==> flow/design.v <==
module mux32
  (
   input [4:0] sel_i,
   input [31:0] data_i,
   output data_o
   );
   genvar i;
   wire [1:0] data_mux16_w;
   wire       data_mux32_w;
   assign data_mux32_w = (sel_i[4]) ? data_mux16_w[1] : data_mux16_w[0];
   assign data_o = data_mux32_w;
generate
   for(i=0;i<2;i=i+1)
     begin : mux16
	mux16 mux16
	 (
	  .sel_i(sel_i[3:0]),
	  .data_i(data_i[(i*16+15)-:16]),
	  .data_o(data_mux16_w[i])
	  );
     end 
endgenerate  
endmodule
module mux16
  (
   input [3:0] 	sel_i,
   input [15:0] data_i,
   output 	data_o
   );
   genvar 	i;
   wire [3:0] 	data_mux4_w;
   wire [1:0] 	data_mux8_w;
   wire 	data_mux16_w;
   assign data_mux8_w[0] = (sel_i[2]) ? data_mux4_w[1] : data_mux4_w[0];
   assign data_mux8_w[1] = (sel_i[2]) ? data_mux4_w[3] : data_mux4_w[2];
   assign data_mux16_w = (sel_i[3]) ? data_mux8_w[1] : data_mux8_w[0];
generate
   for(i=0;i<4;i=i+1)
     begin : mux4
	mux4 mux4
	 (
	  .sel_i(sel_i[1:0]),
	  .data_i(data_i[(i*4+3)-:4]),
	  .data_o(data_mux4_w[i])
	  );
     end 
endgenerate
   assign data_o = data_mux16_w;
endmodule
module mux4
  (
   input [1:0] sel_i,
   input [3:0] data_i,
   output data_o
   );
   reg 	  data_v;
   always @(*)
     case(sel_i)
       2'b00 : data_v = data_i[0];
       2'b01 : data_v = data_i[1];
       2'b10 : data_v = data_i[2];
       2'b11 : data_v = data_i[3];
     endcase
   assign data_o = data_v;
endmodule
module registers_32x32
  (
   input       clk_i,
   input       reset_ni,
   input       write_enable_i,
   input [4:0] register_addr_a_i,
   input [4:0] register_addr_b_i,
   input [4:0] register_write_i,
   input [31:0] write_data_i,
   output [31:0] read_data_a_o,
   output [31:0] read_data_b_o
   );
   integer 	 i;
   wire [4:0] 	 enable_data_w;
   reg 		 enable_register_v [1:31];
   reg [31:0] 	 register [1:31];
   assign enable_data_w = register_write_i & {5{write_enable_i}};
   always @(*)
     begin
	for(i=1;i<32;i=i+1)
	  begin
	     enable_register_v[i] = 1'b0;
	  end
	for(i=1;i<32;i=i+1)
	  begin
	     if (enable_data_w == i) enable_register_v[i] = 1'b1;
	  end 
     end 
   always @(posedge clk_i or negedge reset_ni)
     begin
	if (!reset_ni)
	  for(i=1;i<32;i=i+1)
	    begin
	       register[i] <= 32'b0;
	    end
	else
	  for(i=1;i<32;i=i+1)
	    begin
	       if (enable_register_v[i])
		 begin
		    register[i] <= write_data_i;
		 end
	    end 
     end 
   wire [31:0] decoded_read_a_data_w;
   wire [31:0] decoded_read_b_data_w;
   genvar      j;
generate
   for(j=0;j<32;j=j+1)
     begin : multiplexer
	mux32 mux32_a
	 (
	  .sel_i(register_addr_a_i),
	  .data_i({register[31][j],
		   register[30][j],
		   register[29][j],
		   register[28][j],
		   register[27][j],
		   register[26][j],
		   register[25][j],
		   register[24][j],
		   register[23][j],
		   register[22][j],
		   register[21][j],
		   register[20][j],
		   register[19][j],
		   register[18][j],
		   register[17][j],
		   register[16][j],
		   register[15][j],
		   register[14][j],
		   register[13][j],
		   register[12][j],
		   register[11][j],
		   register[10][j],
		   register[9][j],
		   register[8][j],
		   register[7][j],
		   register[6][j],
		   register[5][j],
		   register[4][j],
		   register[3][j],
		   register[2][j],
		   register[1][j],
		   1'b0}),
	  .data_o(decoded_read_a_data_w[j])
	  );
	mux32 mux32_b
	 (
	  .sel_i(register_addr_b_i),
	  .data_i({register[31][j],
		   register[30][j],
		   register[29][j],
		   register[28][j],
		   register[27][j],
		   register[26][j],
		   register[25][j],
		   register[24][j],
		   register[23][j],
		   register[22][j],
		   register[21][j],
		   register[20][j],
		   register[19][j],
		   register[18][j],
		   register[17][j],
		   register[16][j],
		   register[15][j],
		   register[14][j],
		   register[13][j],
		   register[12][j],
		   register[11][j],
		   register[10][j],
		   register[9][j],
		   register[8][j],
		   register[7][j],
		   register[6][j],
		   register[5][j],
		   register[4][j],
		   register[3][j],
		   register[2][j],
		   register[1][j],
		   1'b0}),
	  .data_o(decoded_read_b_data_w[j])
	  );
     end 
endgenerate 
   assign read_data_a_o = decoded_read_a_data_w;
   assign read_data_b_o = decoded_read_b_data_w;
endmodule 
; ---- Reports on registers_32x32
; Tool output for the design above before and after an edit, in the order of the flow.
; Lines under "before" count in the file above, lines under "after" in the edited file.
; "delta" is "after" less "before", of the values as shown.
; Operators carry their Yosys type and port widths (W data, S select, Z words).
; The mark n/a stands for no value.
[inputs]
design = registers_32x32
clk_port = clk_i
cell_library = sky130hd
lib_corner = tt_025C_1v80

; ---- Diff
; The edit as a unified diff against the file above.
; The edited RTL no longer does the same as the RTL above: the edit was made by script, with no optimisation intended.
; begin of diff
@@ -92,12 +92,6 @@
 	  end 
      end 
-   always @(posedge clk_i or negedge reset_ni)
+   always @(posedge clk_i)
      begin
-	if (!reset_ni)
-	  for(i=1;i<32;i=i+1)
-	    begin
-	       register[i] <= 32'b0;
-	    end
-	else
 	  for(i=1;i<32;i=i+1)
 	    begin
; end of diff

; ---- Elaborated design
; Yosys after proc, flatten, opt, wreduce and memory -nomap, before mapping. Enables and synchronous resets that opt folds into registers are not counted as muxes. Print and check cells are not counted. Equal cells are merged and count once.
[word_totals]
columns = element, before, after, delta
row1 = regBits, 992, 992, 0
row2 = in_bits, 50, 50, 0
row3 = out_inout_bits, 64, 64, 0
row4 = word_cells, 1062, 1062, 0
[op_classes]
columns = element, before, after, delta
row1 = n_eq, 37, 37, 0
row2 = mux, 991, 991, 0
row3 = n_logic, 1, 1, 0
row4 = n_reduce_logical, 2, 2, 0
; Unchanged operator kinds not shown: 11.

; ---- Logic depth
; Longest topological path by Yosys (ltp), each cell counted once; first at word level (registers and memories cut), then after technology mapping (sequential cells cut; the memories' decode and read muxes count).
[depth]
columns = element, before, after, delta
row1 = depth_word, 5, 5, 0
row2 = abc_area, 0, 0, n/a
row3 = depth_mapped, 10, 9, -1
row4 = mapped_depth_nobuf, 4, 4, 0

; ---- Netlist
; Yosys stat after the flow's synthesis: flattened, memories mapped to cells. It holds for the ABC_AREA given above (unset counts as 0); a run with the other value may have another netlist.
[synth_totals]
columns = element, before, after, delta
row1 = stdcells, 4209, 2965, -1244
row2 = area_mm2, 0.0559324, 0.0492272, -0.0067052
row3 = seqArea_mm2, 0.0248238, 0.0297886, 0.0049648
row4 = flip_flops, 992, 992, 0
row5 = buffers, 518, 308, -210
[types]
columns = type, before, after, delta
row1 = sky130_fd_sc_hd__mux2_2, 1395, 157, -1238
row2 = sky130_fd_sc_hd__dfrtp_1, 992, 0, -992
row3 = sky130_fd_sc_hd__edfxtp_1, 0, 992, 992
row4 = sky130_fd_sc_hd__mux2i_1, 158, 453, 295
row5 = sky130_fd_sc_hd__clkbuf_1, 216, 76, -140
row6 = sky130_fd_sc_hd__a22oi_1, 31, 134, 103
row7 = sky130_fd_sc_hd__buf_2, 155, 55, -100
row8 = sky130_fd_sc_hd__o22ai_1, 127, 58, -69
row9 = sky130_fd_sc_hd__o221ai_1, 95, 31, -64
row10 = sky130_fd_sc_hd__a221oi_1, 64, 1, -63
row11 = sky130_fd_sc_hd__o211a_1, 63, 0, -63
row12 = sky130_fd_sc_hd__a21oi_1, 0, 58, 58
row13 = sky130_fd_sc_hd__mux4_2, 161, 209, 48
row14 = sky130_fd_sc_hd__o21ai_0, 65, 17, -48
row15 = sky130_fd_sc_hd__mux2_1, 47, 0, -47
row16 = sky130_fd_sc_hd__nor2b_1, 65, 21, -44
row17 = sky130_fd_sc_hd__a221o_1, 31, 70, 39
row18 = sky130_fd_sc_hd__nand2b_1, 66, 34, -32
; Unchanged cell types not shown: 8.
; Not every row of either side is listed.
; By module: a second synthesis without flattening, with its own total; a netlist apart from the flattened one above.
[unflattened]
columns = element, before, after, delta
row1 = cells_unflattened, 2928, 1743, -1185
row2 = hier_area_mm2, 0.0524691, 0.0453935, -0.0070756
; Rows give one instance, submodules left out.
[by_module_before]
columns = module, n_inst, n_cells, area_mm2, mod_seq_area_mm2
row1 = registers_32x32, 1, 2224, 0.0370943, 0.0248238
row2 = mux4, 512, 1, 0.0000225, 0
row3 = mux16, 128, 1, 0.0000225, 0
row4 = mux32, 64, 1, 0.000015, 0
[by_module_after]
columns = module, n_inst, n_cells, area_mm2, mod_seq_area_mm2
row1 = registers_32x32, 1, 1039, 0.0300188, 0.0297886
row2 = mux4, 512, 1, 0.0000225, 0
row3 = mux16, 128, 1, 0.0000225, 0
row4 = mux32, 64, 1, 0.000015, 0

; ---- Timing after synthesis
; Source: OpenSTA report_checks on the synthesized netlist (no wires, ideal clock, input and output delay 20% of the period each), path of least setup slack; recovery checks are left aside. Register names are those of the netlist, which keeps one name where synthesis merged equal registers.
[synth_timing]
columns = element, before, after, delta
row1 = kind, in2out, in2out, n/a
row2 = from, input port register_addr_a_i[0], input port register_addr_a_i[0], n/a
row3 = to, output port read_data_a_o[22], output port read_data_a_o[0], n/a
row4 = tclk_ns, 6.0, 6.0, 0.0
row5 = input_delay_ns, 1.200, 1.200, 0.000
row6 = out_delay_ns, 1.200, 1.200, 0.000
row7 = launch_ns, 1.200, 1.200, 0.000
row8 = arrival_time_ns, 2.707, 2.627, -0.080
row9 = t_required_ns, 4.800, 4.800, 0.000
row10 = path_slack_ns, 2.093, 2.173, 0.080
row11 = path_delay_ns, 1.507, 1.427, -0.080
row12 = stages, 9, 7, -2
row13 = n_path_buf, 5, 3, -2
row14 = period_less_setup_slack_ns, 3.907, 3.827, -0.080
; "path_delay_ns" = arrival - input delay + setup time.
; A path that ends at an output port has no setup time.
; "stages": output pins that drive a net of the path, with the launching flip-flop's if there is one; two outputs of one cell count as two.
; "period_less_setup_slack_ns" = period - worst setup slack (recovery checks aside). The figure is calculated, with input and output delays left at 20% of the set period.
; Between the ends stands the longest chain of elaborated cells between them, by number of cells; it is not shown to be the way that was timed. Of several equally long chains one is given.
; A line is the first line of the expression or statement that the cell stems from. Yosys adds cells for indexed reads and writes and turns some case tables into memories.
[synth_via_before]
cell_sequence = sky130_fd_sc_hd__buf_2 sky130_fd_sc_hd__buf_6 sky130_fd_sc_hd__buf_4 sky130_fd_sc_hd__buf_2 sky130_fd_sc_hd__mux2_2 sky130_fd_sc_hd__o211ai_1 sky130_fd_sc_hd__o21ai_0 sky130_fd_sc_hd__o211a_1 sky130_fd_sc_hd__buf_4
elab_chain_cells = 5
cone_cells = 19
lines_between = 5
classes_between = eq/ne: 3; mux: 15; reduce/logical: 1
[synth_lines_before]
columns = element, line_no
row1 = from (decl), 71  ; input [4:0] register_addr_a_i,
row2 = $eq A2 B2 Y1, 58  ; case(sel_i)
row3 = $pmux W1 S4, 58
row4 = $mux W1, 34  ; assign data_mux8_w[0] = (sel_i[2]) ? data_mux4_w[1] : data_mux4_w[0];
row5 = $mux W1, 36  ; assign data_mux16_w = (sel_i[3]) ? data_mux8_w[1] : data_mux8_w[0];
row6 = $mux W1, 10  ; assign data_mux32_w = (sel_i[4]) ? data_mux16_w[1] : data_mux16_w[0];
row7 = to (decl), 75  ; output [31:0] read_data_a_o,
; Some nets on the timed path still bear RTL names; the line given drives or declares the net.
[synth_named_nets_before]
columns = signal, line_no
row1 = multiplexer[22].mux32_a.data_o, 10
[synth_via_after]
cell_sequence = sky130_fd_sc_hd__buf_4 sky130_fd_sc_hd__buf_2 sky130_fd_sc_hd__mux2_2 sky130_fd_sc_hd__o211ai_1 sky130_fd_sc_hd__o21ai_0 sky130_fd_sc_hd__o311a_1 sky130_fd_sc_hd__buf_4
elab_chain_cells = 5
cone_cells = 19
lines_between = 5
classes_between = eq/ne: 3; mux: 15; reduce/logical: 1
[synth_lines_after]
columns = element, line_no
row1 = from (decl), 71  ; input [4:0] register_addr_a_i,
row2 = $eq A2 B2 Y1, 58  ; case(sel_i)
row3 = $pmux W1 S4, 58
row4 = $mux W1, 34  ; assign data_mux8_w[0] = (sel_i[2]) ? data_mux4_w[1] : data_mux4_w[0];
row5 = $mux W1, 36  ; assign data_mux16_w = (sel_i[3]) ? data_mux8_w[1] : data_mux8_w[0];
row6 = $mux W1, 10  ; assign data_mux32_w = (sel_i[4]) ? data_mux16_w[1] : data_mux16_w[0];
row7 = to (decl), 75  ; output [31:0] read_data_a_o,
[synth_named_nets_after]
columns = signal, line_no
row1 = multiplexer[0].mux32_a.data_o, 10

; ---- Path in the finished layout
; Path of least setup slack in the final report of the runs of pair 1 (OpenROAD, finished layout, wires in). Where an end is a register, its clock arrival counts in the times.
[layout_timing]
columns = element, before, after, delta
row1 = kind, in2out, in2out, n/a
row2 = from, input port register_addr_b_i[4], input port register_addr_a_i[4], n/a
row3 = to, output port read_data_b_o[5], output port read_data_a_o[9], n/a
row4 = tclk_ns, 5.74, 5.74, 0.00
row5 = input_delay_ns, 1.15, 1.15, 0.00
row6 = out_delay_ns, 1.15, 1.15, 0.00
row7 = launch_ns, 1.15, 1.15, 0.00
row8 = arrival_time_ns, 4.42, 4.56, 0.14
row9 = t_required_ns, 4.59, 4.59, 0.00
row10 = path_slack_ns, 0.17, 0.04, -0.13
row11 = stages, 7, 7, 0
row12 = n_path_buf, 3, 3, 0
; Between the ends stands the longest chain of elaborated cells between them, by number of cells; it is not shown to be the way that was timed. Of several equally long chains one is given.
[layout_via_before]
cell_sequence = sky130_fd_sc_hd__clkdlybuf4s50_1 sky130_fd_sc_hd__and4b_2 sky130_fd_sc_hd__buf_4 sky130_fd_sc_hd__a22oi_1 sky130_fd_sc_hd__o221ai_1 sky130_fd_sc_hd__nor4_1 sky130_fd_sc_hd__clkdlybuf4s50_1
elab_chain_cells = 1
cone_cells = 1
lines_between = 1
classes_between = mux: 1
[layout_lines_before]
columns = element, line_no
row1 = from (decl), 72  ; input [4:0] register_addr_b_i,
row2 = $mux W1, 10  ; assign data_mux32_w = (sel_i[4]) ? data_mux16_w[1] : data_mux16_w[0];
row3 = to (decl), 76  ; output [31:0] read_data_b_o
[layout_via_after]
cell_sequence = sky130_fd_sc_hd__clkdlybuf4s50_1 sky130_fd_sc_hd__buf_12 sky130_fd_sc_hd__and4b_1 sky130_fd_sc_hd__a22oi_1 sky130_fd_sc_hd__nand4_1 sky130_fd_sc_hd__nor3_1 sky130_fd_sc_hd__clkdlybuf4s50_1
elab_chain_cells = 1
cone_cells = 1
lines_between = 1
classes_between = mux: 1
[layout_lines_after]
columns = element, line_no
row1 = from (decl), 71  ; input [4:0] register_addr_a_i,
row2 = $mux W1, 10  ; assign data_mux32_w = (sel_i[4]) ? data_mux16_w[1] : data_mux16_w[0];
row3 = to (decl), 75  ; output [31:0] read_data_a_o,

; ---- Measured runs
; Runs of the flow (Yosys, OpenROAD) on both versions; the two runs of a pair have the same settings. The constraints put input and output delay at 20% of the set period each and load the outputs with 0.01 pF.
[settings_pair_1]
CORE_UTILIZATION = 40
period_ns = 5.74
CAP_MARGIN = 20
CORE_MARGIN = 2
SLEW_MARGIN = 20
[results_pair_1]
columns = element, before, after, delta
row1 = synthArea_mm2, 0.0559324, 0.0492272, -0.0067052
row2 = die_footprint_mm2, 0.142839, 0.12589, -0.016949
row3 = finish.stdcell_area_mm2, 0.062251, 0.0554632, -0.0067878
row4 = util_pct, 44.7, 45.5, 0.8
row5 = worstSetupSlack_ns, 0.173, 0.036, -0.137
row6 = tns_ns, 0.000, 0.000, 0.000
row7 = fin_hold_ws_ns, 0.495, 0.970, 0.475
row8 = power_total_w, 0.020409, 0.016422, -0.003987
row9 = achieved_clock_period_ns, 5.567, 5.704, 0.137
[settings_pair_2]
CORE_MARGIN = 5
CORE_UTILIZATION = 31
CTS_CLUSTER_DIAMETER = 309
PLACE_DENSITY_LB_ADDON = 0.05
period_ns = 4.47
CAP_MARGIN = 20
SLEW_MARGIN = 20
[results_pair_2]
columns = element, before, after, delta
row1 = synthArea_mm2, 0.0559324, 0.0492272, -0.0067052
row2 = die_footprint_mm2, 0.189021, 0.166868, -0.022153
row3 = finish.stdcell_area_mm2, 0.0664425, 0.0593044, -0.0071381
row4 = util_pct, 36.9, 37.5, 0.6
row5 = worstSetupSlack_ns, -0.012, 0.007, 0.019
row6 = tns_ns, -0.012, 0.000, 0.012
row7 = fin_hold_ws_ns, 0.497, 0.670, 0.173
row8 = power_total_w, 0.027861, 0.022354, -0.005507
row9 = achieved_clock_period_ns, 4.482, 4.463, -0.019
; "achieved_clock_period_ns" means the clock period less the worst setup slack. The figure is calculated, with input and output delays left at 20% of the set period.
; "power_total_w" is the tool's figure for a default switching activity; nothing was simulated.
